==> flow/design.v <==
module Core (clk, addr_to_sram, read_data_sram, write_data, write_enable, sram_req, rom_req, addr_rom, read_data_rom, sram_op_done, clr, reg_write_enable, reg_read_index_1, reg_read_index_2, reg_write_index, reg_write_data, reg_read_data_1, reg_read_data_2);
	input clk, clr, sram_op_done;  
	output reg[18:0] addr_to_sram;
	output reg[17:0] addr_rom;  
	input[7:0] read_data_sram, read_data_rom;  
	output reg write_enable, sram_req, rom_req;  
	output reg[7:0] write_data;  
	output reg reg_write_enable;
	output reg[3:0] reg_read_index_1, reg_read_index_2, reg_write_index;
	output reg[18:0] reg_write_data;
	input[18:0] reg_read_data_1, reg_read_data_2;
	parameter ADD = 5'b00000;
	parameter SUB = 5'b00001;
	parameter CMP = 5'b00010;
	parameter AND = 5'b00011;
	parameter OR = 5'b00100;
	parameter XOR = 5'b00101;
	parameter MOV = 5'b00110;
	parameter BLT = 5'b00111;
	parameter BLTE = 5'b01000;
	parameter LOAD = 5'b01001;
	parameter STORE = 5'b01010;
	parameter JR = 5'b01011;
	parameter BE = 5'b01100;
	parameter BNE = 5'b01101;
	parameter SHIFTLI = 5'b01110;
	parameter SHIFTRI = 5'b01111;
	parameter INC = 5'b11111;
	parameter ADDI = 5'b10000;
	parameter SUBI = 5'b10001;
	parameter CMPI = 5'b10010;
	parameter ANDI = 5'b10011;
	parameter ORI = 5'b10100;
	parameter XORI = 5'b10101;
	parameter MOVI = 5'b10110;
	parameter LOADI = 5'b10111;
	parameter STOREI = 5'b11000;
	parameter JA = 5'b11001;
	parameter BEI = 5'b11010;
	parameter BNEI = 5'b11011;
	parameter BLTI = 5'b11100;
	parameter BLTEI = 5'b11101;
	parameter JS = 5'b11110;	
	parameter FETCH1 = 0;
	parameter DECODE1 = 1;
	parameter FETCH2 = 2;
	parameter DECODE2 = 3;
	parameter FETCH3 = 15;
	parameter DECODE3 = 16;
	parameter FETCH4 = 17;
	parameter DECODE4 = 18;
	parameter OPERATION = 4;
	parameter BRANCH = 5;
	parameter LOADSTATE = 6;
	parameter STORESTATE = 7;
	parameter I_OPERATION = 8;
	parameter I_BRANCH = 9;
	parameter I_LOAD = 10;
	parameter I_STORE = 11;
	parameter I_STORE2 = 19;
	parameter LOADSTATE2 = 12;
	parameter I_LOAD2 = 13;
	parameter STORESTATE2 = 14;
	reg[4:0] state; 
	reg[17:0] PC; 
	reg neg_flag; 
	reg zero_flag; 
	reg[4:0] OPCODE; 
	reg[19:0] immd; 
	reg load_sram; 
	always @ (*) begin
		addr_rom = 19'd0;
		sram_req = 1'b0;
		write_enable = 0;
		reg_write_data = 0;
		write_data = 0;
		reg_write_enable = 0;
		rom_req = 0;
		addr_to_sram = 0;
			if(state == FETCH1) begin
				rom_req = 1'b1;
				addr_rom = PC;
			end
			else if(state == DECODE1) begin
			end
			else if(state == FETCH2) begin
				rom_req = 1;
				addr_rom = PC;
			end
			else if(state == DECODE2) begin
			end
			if(state == FETCH3) begin
				rom_req = 1;
				addr_rom = PC;
			end
			else if(state == DECODE3) begin
			end
			else if(state == FETCH4) begin
				rom_req = 1;
				addr_rom = PC;
			end
			else if(state == DECODE4) begin
			end
			else if(state == OPERATION) begin
				reg_write_enable = 1'b1;
				case(OPCODE)
					ADD: begin
							reg_write_data = reg_read_data_1 + reg_read_data_2;
					end
					SUB: begin
							reg_write_data = reg_read_data_1 - reg_read_data_2;
					end
					CMP: begin
							reg_write_data = reg_read_data_1 - reg_read_data_2;
					end
					AND: begin
							reg_write_data = reg_read_data_1 & reg_read_data_2;
					end
					OR: begin
							reg_write_data = reg_read_data_1 | reg_read_data_2;
					end
					XOR: begin
							reg_write_data = reg_read_data_1 ^ reg_read_data_2;
					end
					MOV: begin
							reg_write_data = reg_read_data_2;
					end
					SHIFTLI: begin
							reg_write_data = reg_read_data_1 << reg_read_index_2;
					end
					SHIFTRI: begin
							reg_write_data = reg_read_data_1 >> reg_read_index_2;
					end
					INC: begin
							reg_write_data = reg_read_data_1 + 1'b1;
					end
				endcase
				if(OPCODE == CMP) begin
					reg_write_enable = 1'b0;
				end
			end
			else if(state == I_BRANCH) begin
				if(OPCODE == JS) begin
						reg_write_data = PC;  
						reg_write_enable = 1;
				end
			end
			else if(state == LOADSTATE) begin
				if(reg_read_data_2 <= 20'hF)
					sram_req = 1'b1;
				else
					rom_req = 1;
				addr_to_sram = {reg_read_data_2};  
				addr_rom = {reg_read_data_2};
			end
			else if(state == LOADSTATE2) begin
				reg_write_data = load_sram ? read_data_sram : read_data_rom;  
				reg_write_enable = 1;
			end
			else if(state == I_LOAD) begin
				if(immd <= 20'hF)
					sram_req = 1'b1;
				else
					rom_req = 1;
				addr_to_sram = {immd};
				addr_rom = {immd};
			end
			else if(state == I_LOAD2) begin
				reg_write_data = load_sram ? read_data_sram : read_data_rom;  
				reg_write_enable = 1;
			end
			else if(state == STORESTATE) begin
				sram_req = 1'b1;
				write_enable = 1;
				addr_to_sram = {reg_read_data_2};
				write_data = reg_read_data_1[7:0];
			end 
			else if(state == I_STORE) begin
				sram_req = 1'b1;
				addr_to_sram = {immd};
				write_data = reg_read_data_1[7:0];
				write_enable = 1;
			end
			else if(state == I_OPERATION) begin
				reg_write_enable = 1'b1;
				case(OPCODE)
					ADDI: begin
							reg_write_data = reg_read_data_1 + immd;
					end
					SUBI:begin
							reg_write_data = reg_read_data_1 - immd;
					end
					CMPI: begin
							reg_write_data = reg_read_data_1 - immd;
					end
					ANDI: begin
							reg_write_data = reg_read_data_1 & immd;
					end
					ORI: begin
							reg_write_data = reg_read_data_1 | immd;
					end
					XORI: begin
							reg_write_data = reg_read_data_1 ^ immd;
					end
					MOVI: begin
							reg_write_data = immd;
					end
				endcase
				if(OPCODE == CMPI) begin
					reg_write_enable = 1'b0;
				end
			end
	end
	always @ (posedge clk or negedge clr) begin
			if(~clr) begin
				state <= FETCH1;
				PC <= 0;
			end
			else if(state == FETCH1) begin
				state <= DECODE1;
				PC <= PC + 1'b1;
			end
			else if(state == DECODE1) begin
				OPCODE <= read_data_rom[7:3];
				state <= FETCH2;
			end
			else if(state == FETCH2) begin
				state <= DECODE2;
				PC <= PC + 1'b1;
			end
			else if(state == DECODE2) begin
					reg_read_index_1 <= read_data_rom[7:4];	
					reg_read_index_2 <= read_data_rom[3:0];
					reg_write_index <= read_data_rom[7:4];
					immd[19:16] <= read_data_rom[3:0];
					if(OPCODE == INC || OPCODE <= MOV || OPCODE == SHIFTLI || OPCODE == SHIFTRI) begin
						state <= OPERATION;
					end
					else if(OPCODE[4] == 1'b1) begin
						state <= FETCH3;
					end
					else if(OPCODE == LOAD) begin
						state <= LOADSTATE;
					end
					else if(OPCODE == STORE) begin
						state <= STORESTATE;
					end
					else begin
						state <= BRANCH;
					end
			end
			else if(state == FETCH3) begin
				state <= DECODE3;
				PC <= PC + 1'b1;
			end
			else if(state == DECODE3) begin
				state <= FETCH4;
				immd[15:8] <= read_data_rom;
			end
			else if(state == FETCH4) begin
				state <= DECODE4;
				PC <= PC + 1'b1;
			end
			else if(state == DECODE4) begin
				immd[7:0] <= read_data_rom;
				if(OPCODE <= MOVI) 
					state <= I_OPERATION;
				else if(OPCODE == LOADI)
					state <= I_LOAD;
				else if(OPCODE == STOREI)
					state <= I_STORE;
				else begin
					if(OPCODE == JS) 
						reg_write_index <= 4'd3;
					state <= I_BRANCH;
				end
			end
			else if(state == OPERATION || state == I_OPERATION) begin
				if(reg_write_data == 0) begin
					zero_flag <= 1; 
				end
				else begin
					zero_flag <= 0;
				end
				if(reg_write_data[18] == 1'b1) begin
					neg_flag <= 1;
				end
				else begin
					neg_flag <= 0;
				end
				state <= FETCH1;
			end
			else if(state == BRANCH) begin
				case(OPCODE)
					BLT: begin
						if(neg_flag) 
							PC <= reg_read_data_1;
					end
					BLTE: begin
						if(neg_flag || zero_flag) 
							PC <= reg_read_data_1;
					end
					JR: begin
						PC <= reg_read_data_1;
					end
					BE: begin
						if(zero_flag)
							PC <= reg_read_data_1;
					end
					BNE: begin
						if(!zero_flag) 
							PC <= reg_read_data_1;
					end
				endcase
				state <= FETCH1;
			end 
			else if(state == I_BRANCH) begin
				case(OPCODE)
					BLTI: begin
						if(neg_flag) 
							PC <= immd;
					end
					BLTEI: begin
						if(neg_flag || zero_flag) 
							PC <= immd;
					end
					JA: begin
						PC <= immd;
					end
					JS: begin
						PC <= immd;
					end
					BEI: begin
						if(zero_flag)
							PC <= immd;
					end
					BNEI: begin
						if(!zero_flag) 
							PC <= immd;
					end
				endcase
				state <= FETCH1;
			end
			else if(state == STORESTATE) begin
				state <= STORESTATE2;
			end
			else if(state == STORESTATE2) begin
				if(sram_op_done)
					state <= FETCH1;
				else
					state <= STORESTATE;
			end
			else if(state == I_STORE) begin
				state <= I_STORE2;
			end
			else if(state == I_STORE2) begin
				if(sram_op_done)
					state <= FETCH1;
				else
					state <= I_STORE;
			end
			else if(state == LOADSTATE) begin
				if(reg_read_data_2 <= 20'hF)
					load_sram <= 1'b1;
				else 
					load_sram <= 1'b0;
				state <= LOADSTATE2;
			end
			else if(state == LOADSTATE2) begin
				if((sram_op_done && load_sram) || ~load_sram)
					state <= FETCH1;
				else 
					state <= LOADSTATE;
			end
			else if(state == I_LOAD) begin
				if(immd <= 20'hF)
					load_sram <= 1'b1;
				else
					load_sram <= 1'b0;
				state <= I_LOAD2;
			end
			else if(state == I_LOAD2) begin
				if((sram_op_done && load_sram) || ~load_sram)
					state <= FETCH1;
				else
					state <= I_LOAD;
			end
	end
endmodule
module Register_File (clk,
					  we,
					  read_index_1,
					  read_index_2,
					  write_index,
					  write_data,
					  read_data_1,
					  read_data_2);
	input clk, we;
	input[3:0] read_index_1, read_index_2, write_index;
	input[18:0] write_data;
	output reg[18:0] read_data_1, read_data_2;
	reg [15:0] sp;
	reg [15:0] fp;
	reg [18:0] ra;
	reg [18:0] a0;
	reg [18:0] a1;
	reg [15:0] m0;
	reg [15:0] m1;
	reg [15:0] rv;
	reg [15:0] v0;
	reg [15:0] v1;
	reg [15:0] p0;
	reg [15:0] p1;
	reg [15:0] p2;
	reg [15:0] p3;
	reg [15:0] p4;
	always@(*) 
	begin
		case(read_index_1)
			0: read_data_1 = 0;
			1: read_data_1 = sp;
			2: read_data_1 = fp;
			3: read_data_1 = ra;
			4: read_data_1 = a0;
			5: read_data_1 = a1;
			6: read_data_1 = m0;
			7: read_data_1 = m1;
			8: read_data_1 = rv;
			9: read_data_1 = v0;
			10: read_data_1 = v1;
			11: read_data_1 = p0;
			12: read_data_1 = p1;
			13: read_data_1 = p2;
			14: read_data_1 = p3;
			15: read_data_1 = p4;
		endcase
	end
	always@(*) 
	begin
		case(read_index_2)
			0: read_data_2 = 0;
			1: read_data_2 = sp;
			2: read_data_2 = fp;
			3: read_data_2 = ra;
			4: read_data_2 = a0;
			5: read_data_2 = a1;
			6: read_data_2 = m0;
			7: read_data_2 = m1;
			8: read_data_2 = rv;
			9: read_data_2 = v0;
			10: read_data_2 = v1;
			11: read_data_2 = p0;
			12: read_data_2 = p1;
			13: read_data_2 = p2;
			14: read_data_2 = p3;
			15: read_data_2 = p4;
		endcase
	end
	always@(posedge clk)begin
		if(we) begin
			case(write_index)
				1: sp <= write_data;
				2: fp <= write_data;
				3: ra <= write_data;
				4: a0 <= write_data;
				5: a1 <= write_data;
				6: m0 <= write_data;
				7: m1 <= write_data;
				8: rv <= write_data;
				9: v0 <= write_data;
				10: v1 <= write_data;
				11: p0 <= write_data;
				12: p1 <= write_data;
				13: p2 <= write_data;
				14: p3 <= write_data;
				15: p4 <= write_data;
		endcase
	end
	end
endmodule
module core_top (
	input clk,
	input clr,
	output rom_req,
	output [17:0] rom_addr,
	input [7:0] rom_data,
	output sram_req,
	output sram_we,
	output [18:0] sram_addr,
	output [7:0] sram_wdata,
	input [7:0] sram_rdata,
	input sram_done
	);
	wire reg_write_enable;
	wire[3:0] reg_read_index_1, reg_read_index_2, reg_write_index;
	wire[18:0] reg_write_data, reg_read_data_1, reg_read_data_2;
	Core _Core(.clk(clk),
			   .addr_to_sram(sram_addr),
			   .read_data_sram(sram_rdata),
			   .write_data(sram_wdata),
			   .write_enable(sram_we),
			   .sram_req(sram_req),
			   .rom_req(rom_req),
			   .addr_rom(rom_addr),
			   .read_data_rom(rom_data),
			   .sram_op_done(sram_done),
			   .clr(clr),
			   .reg_write_enable(reg_write_enable),
			   .reg_read_index_1(reg_read_index_1),
			   .reg_read_index_2(reg_read_index_2),
			   .reg_write_index(reg_write_index),
			   .reg_write_data(reg_write_data),
			   .reg_read_data_1(reg_read_data_1),
			   .reg_read_data_2(reg_read_data_2));
	Register_File _RegisterFile(.clk(clk),
							    .we(reg_write_enable),
							    .read_index_1(reg_read_index_1),
							    .read_index_2(reg_read_index_2),
							    .write_index(reg_write_index),
							    .write_data(reg_write_data),
							    .read_data_1(reg_read_data_1),
							    .read_data_2(reg_read_data_2));
endmodule
# == Tool chain data of core_top ==
# Tool output for the design above, in the order of the flow.
# Lines are those of the file above, counted from 1.
# Operators carry their Yosys type and port widths (W data, S select, Z words).
# Cell names lack the library's common part.
# Not given: --
# setup
top_module,core_top
clock,clk
lib,sky130hd
pvt_corner,tt_025C_1v80

# == Elaborated design ==
# Yosys after proc, flatten, opt, wreduce and memory -nomap, before mapping. Memory bits, and registers merged into a memory's read port (data or address), are not among the register bits. Print and check cells are not counted. Equal cells are merged and count once.
# bits
register_bits,308
input_bits,19
romBits,0
n_memories,0
latchBits,0
clocked_rd_ports_x_width,0
ramBits,0
wordCells,393
output_inout_bits,48
# op_classes
mul,0
logic,22
cmp,4
reduce_logical,44
shifts,2
eq_ne,116
addsub,6
div,0
mux,173
# op_table
op,count
$pmux W19 S16,2
$mux W18,32
$mux W19,25
$pmux W18 S5,2
$pmux W19 S9,1
$mux W5,24
$pmux W19 S6,1
$mux W8,13
$eq A5 B5 Y1 const B,20
$eq A4 B4 Y1 const B,24
$eq A5 B4 Y1 const B,16
$mux W1,58
$eq A4 B3 Y1 const B,12
$mux W4,11
$eq A5 B3 Y1 const B,8
$add A19 B19 Y19,2
$sub A19 B19 Y19,2
$and A19 B19 Y19,2
$or A19 B19 Y19,2
$xor A19 B19 Y19,2
$reduce_and A2 Y1,15
$eq A4 B2 Y1 const B,6
$ne A7 B1 Y1 const B,3
$le A20 B4 Y1 const B,1
$eq A5 B2 Y1 const B,4
$add A19 B1 Y19 const B,1
$le A19 B4 Y1 const B,1
$shl A19 B4 Y19,1
# Not listed: further kinds 37, cells in them 76.

# == Logic depth ==
# Longest topological path by Yosys (ltp), each cell counted once; first at word level (registers and memories cut), then after technology mapping (sequential cells cut; the memories' decode and read muxes count).
# logic_depth
ltp_word,22
ABC_AREA,0
depth_mapped,29
depth_no_buf,25

# == Netlist ==
# Source: synth_stat.txt of the flow (Yosys; design flattened, memories mapped). It holds for the ABC_AREA given above (unset counts as 0); a run with the other value may have another netlist.
# mapped
n_buf,213
sequential_area_um2,9510.4
stdcells,2659
area_um2,24748.7
flip_flops,323
# types
cell_type,count,type_area_um2
edfxtp_1,285,8.56E+03
ha_1,117,1.46E+03
a21oi_1,209,1.05E+03
dfrtp_1,37,925.888
o21ai_0,170,850.816
mux2i_1,80,800.768
nand2_1,198,743.213
nor2_1,185,694.416
clkbuf_1,133,499.229
xnor2_1,51,446.678
nand3_1,89,445.427
a221oi_1,50,437.92
a22oi_1,58,435.418
mux2_2,31,349.085
inv_1,89,334.07
nand3b_1,40,300.288
a31oi_1,46,287.776
a22o_1,31,271.51
# Other cell types: 78; their cells: 760.
# The figures by module come from a second, unflattened synthesis with its own total; it is not the netlist above.
# hier_totals
hier_cells,2515
hier_area_um2,24188.2
# Rows give one instance, submodules left out.
# modules
module,mod_area_um2,n_inst,seq_area_um2,cells
Core,12346.8,1,2033.2,1640
Register_File,11841.4,1,7477.2,875
core_top,0.0,1,0.0,0

# == Worst setup path after synthesis ==
# OpenSTA on the mapped netlist: ideal clock, no wires. The path of least setup slack (recovery checks aside). Input and output delay are each 20% of the period. Register names are those of the netlist, which keeps one name where synthesis merged equal registers.
# synth_timing
path_kind,register to register
startpoint,reg (no name shown)
endpoint,reg _Core.zero_flag
stages,28
tclk_ns,9.0
t_first_pin_ns,0.000
arrival_ns,6.709
setup_time_ns,0.170
path_delay_ns,6.879
slack_ns,2.120
synth_period_reached_ns,6.88
# "path_delay_ns" is the arrival time less input delay plus setup time.
# "stages": output pins that drive a net of the path, with the launching flip-flop's if there is one; two outputs of one cell count as two.
# "synth_period_reached_ns" = period - worst setup slack (recovery checks aside). The figure is calculated, with input and output delays left at 20% of the set period.
# synth_between
path_cell_list,edfxtp_1 > buf_2 > buf_2 > buf_2 > buf_2 > buf_2 > mux2_2 > a32o_1 > a221oi_1 > o221ai_1 > or3_1 > nor2_1 > and4_1 > nor2_1 > xnor2_1 > nor2_1 > ha_1 > and3_1 > o21a_1 > a2111oi_0 > o31ai_1 > xor2_1 > a221oi_1 > a21oi_2 > or4_1 > or4_1 > or4_1 > nor4_2
cells_between,46
classes_between,add/sub (4); eq/ne (15); shift (2); mux (17); logic (6); reduce/logical (2)
# synth_lines
element,line,text
to (assign),280,zero_flag <= 1;
to (assign),283,zero_flag <= 0;
to (decl),67,reg zero_flag;
# No chain of elaborated cells between the ends is given.
# Some nets on the timed path still bear RTL names; the line given drives or declares the net.
# synth_nets
signal,line,text
_Core.reg_write_data[12],92,if(state == FETCH3) begin

# == Timing after layout ==
# From the final timing report of stored run 1: the path of least setup slack in the routed layout; clock arrival at registers is part of the times.
# layout_timing
path_kind,register to output
startpoint,reg (no name shown)
endpoint,out sram_req
slack_ns,0.52
stages,13
tclk_ns,8.57
arrival_ns,6.34
output_delay_ns,1.71
t_first_pin_ns,0.60
# Between the ends stands the longest chain of elaborated cells between them, by number of cells; it is not shown to be the way that was timed. Of several equally long chains one is given.
# A line is the first line of the expression or statement that the cell stems from. Yosys adds cells for indexed reads and writes and turns some case tables into memories.
# layout_between
path_cell_list,edfxtp_1 > buf_4 > buf_4 > mux2i_1 > a211oi_1 > a211o_1 > a221oi_2 > inv_1 > nor4_1 > and4_1 > a31oi_1 > a2111oi_0 > clkdlybuf4s50_1
elab_chain_cells,11
cells_between,30
classes_between,compare (2); eq/ne (15); mux (12); reduce/logical (1)
# layout_lines
element,line,text
$le A20 B4 Y1,161,if(immd <= 20'hF)
$mux W1,161,
$mux W1,160,else if(state == I_LOAD) begin
$mux W1,156,else if(state == LOADSTATE2) begin
$mux W1,148,else if(state == LOADSTATE) begin
$mux W1,142,else if(state == I_BRANCH) begin
$mux W1,104,else if(state == OPERATION) begin
$mux W1,102,else if(state == DECODE4) begin
$mux W1,98,else if(state == FETCH4) begin
$mux W1,96,else if(state == DECODE3) begin
$mux W1,92,if(state == FETCH3) begin
to (decl),487,"output sram_req,"

# Below are 6 stored runs of the flow (Yosys, OpenROAD; platform sky130hd) on core_top, each with its settings and what was measured, unordered. Constraints: input delay and output delay 20% of the set period each, output load 0.01 pF.
# "achieved_clock_period_ns" is the run's clock period less its worst setup slack. It is reckoned from that one timing run; input and output delays stay at 20% of the period that was set.
# "worst_setup_path_time_ns" = time allowed to the worst setup path (clock period - input delay - output delay, where it has them) - its slack; a late launch clock adds to it, a late capture clock takes from it.
# "power_mw": no workload was simulated; the value follows from the tool's default switching activity.
# Settings: n/a = not set for that run.
# Results: n/a = not shown.
run,CORE_UTILIZATION,PLACE_DENSITY,period_ns,CAP_MARGIN,CORE_MARGIN,SLEW_MARGIN,CELL_PAD_IN_SITES_DETAIL_PLACEMENT,CTS_CLUSTER_DIAMETER,GPL_ROUTABILITY_DRIVEN,HOLD_SLACK_MARGIN,MAX_ROUTING_LAYER,PLACE_DENSITY_LB_ADDON,SETUP_SLACK_MARGIN,TNS_END_PERCENT,ABC_AREA,CTS_CLUSTER_SIZE,GPL_TIMING_DRIVEN,CORE_ASPECT_RATIO,MIN_ROUTING_LAYER,power_mw,hold_worst_slack_ns,fin_tns_ns,final_stdcell_area_um2,yosys.chip_area_um2,setup_worst_slack_ns,layout_utilization_pct,worst_setup_path_time_ns,path_kind,final_die_area_um2,achieved_clock_period_ns
stored run 1,61,0.6,8.57,20,2,20,n/a,n/a,n/a,n/a,n/a,n/a,n/a,n/a,n/a,n/a,n/a,n/a,n/a,4.872,0.447,0.000,27652.8,24748.7,0.516,69.3,6.34,register to output,42199.4,8.054
stored run 2,72,n/a,9.0,10,6,35,2,154,0,0.24,met5,0.04,1.16,65,n/a,n/a,n/a,n/a,n/a,n/a,n/a,n/a,n/a,n/a,n/a,n/a,n/a,n/a,n/a,n/a
stored run 3,49,n/a,11.4,20,2,20,n/a,334,n/a,n/a,met5,0.15,0.47,n/a,0,12,n/a,n/a,n/a,3.367,0.425,0.000,27151.0,24748.7,2.312,54.3,6.81,register to output,52322.0,9.088
stored run 4,40,0.75,9.0,20,2,20,n/a,n/a,n/a,n/a,n/a,n/a,n/a,n/a,1,n/a,0,n/a,n/a,6.244,0.375,0.000,27492.6,24254.5,1.495,45.7,7.51,register to register,62622.6,7.505
stored run 5,72,0.6,9.0,20,2,10,1,154,n/a,0.24,n/a,n/a,n/a,n/a,n/a,n/a,n/a,n/a,n/a,n/a,n/a,n/a,n/a,n/a,n/a,n/a,n/a,n/a,n/a,n/a
stored run 6,40,0.75,9.0,20,2,5,n/a,n/a,n/a,n/a,n/a,n/a,n/a,n/a,1,n/a,0,0.53,met2,n/a,n/a,n/a,n/a,n/a,n/a,n/a,n/a,n/a,n/a,n/a
# Stored run 2: incomplete, placement halted on a tool error
# Stored run 5: incomplete, placement halted on DPL-0033
# Stored run 6: incomplete, routing halted on GRT-0116
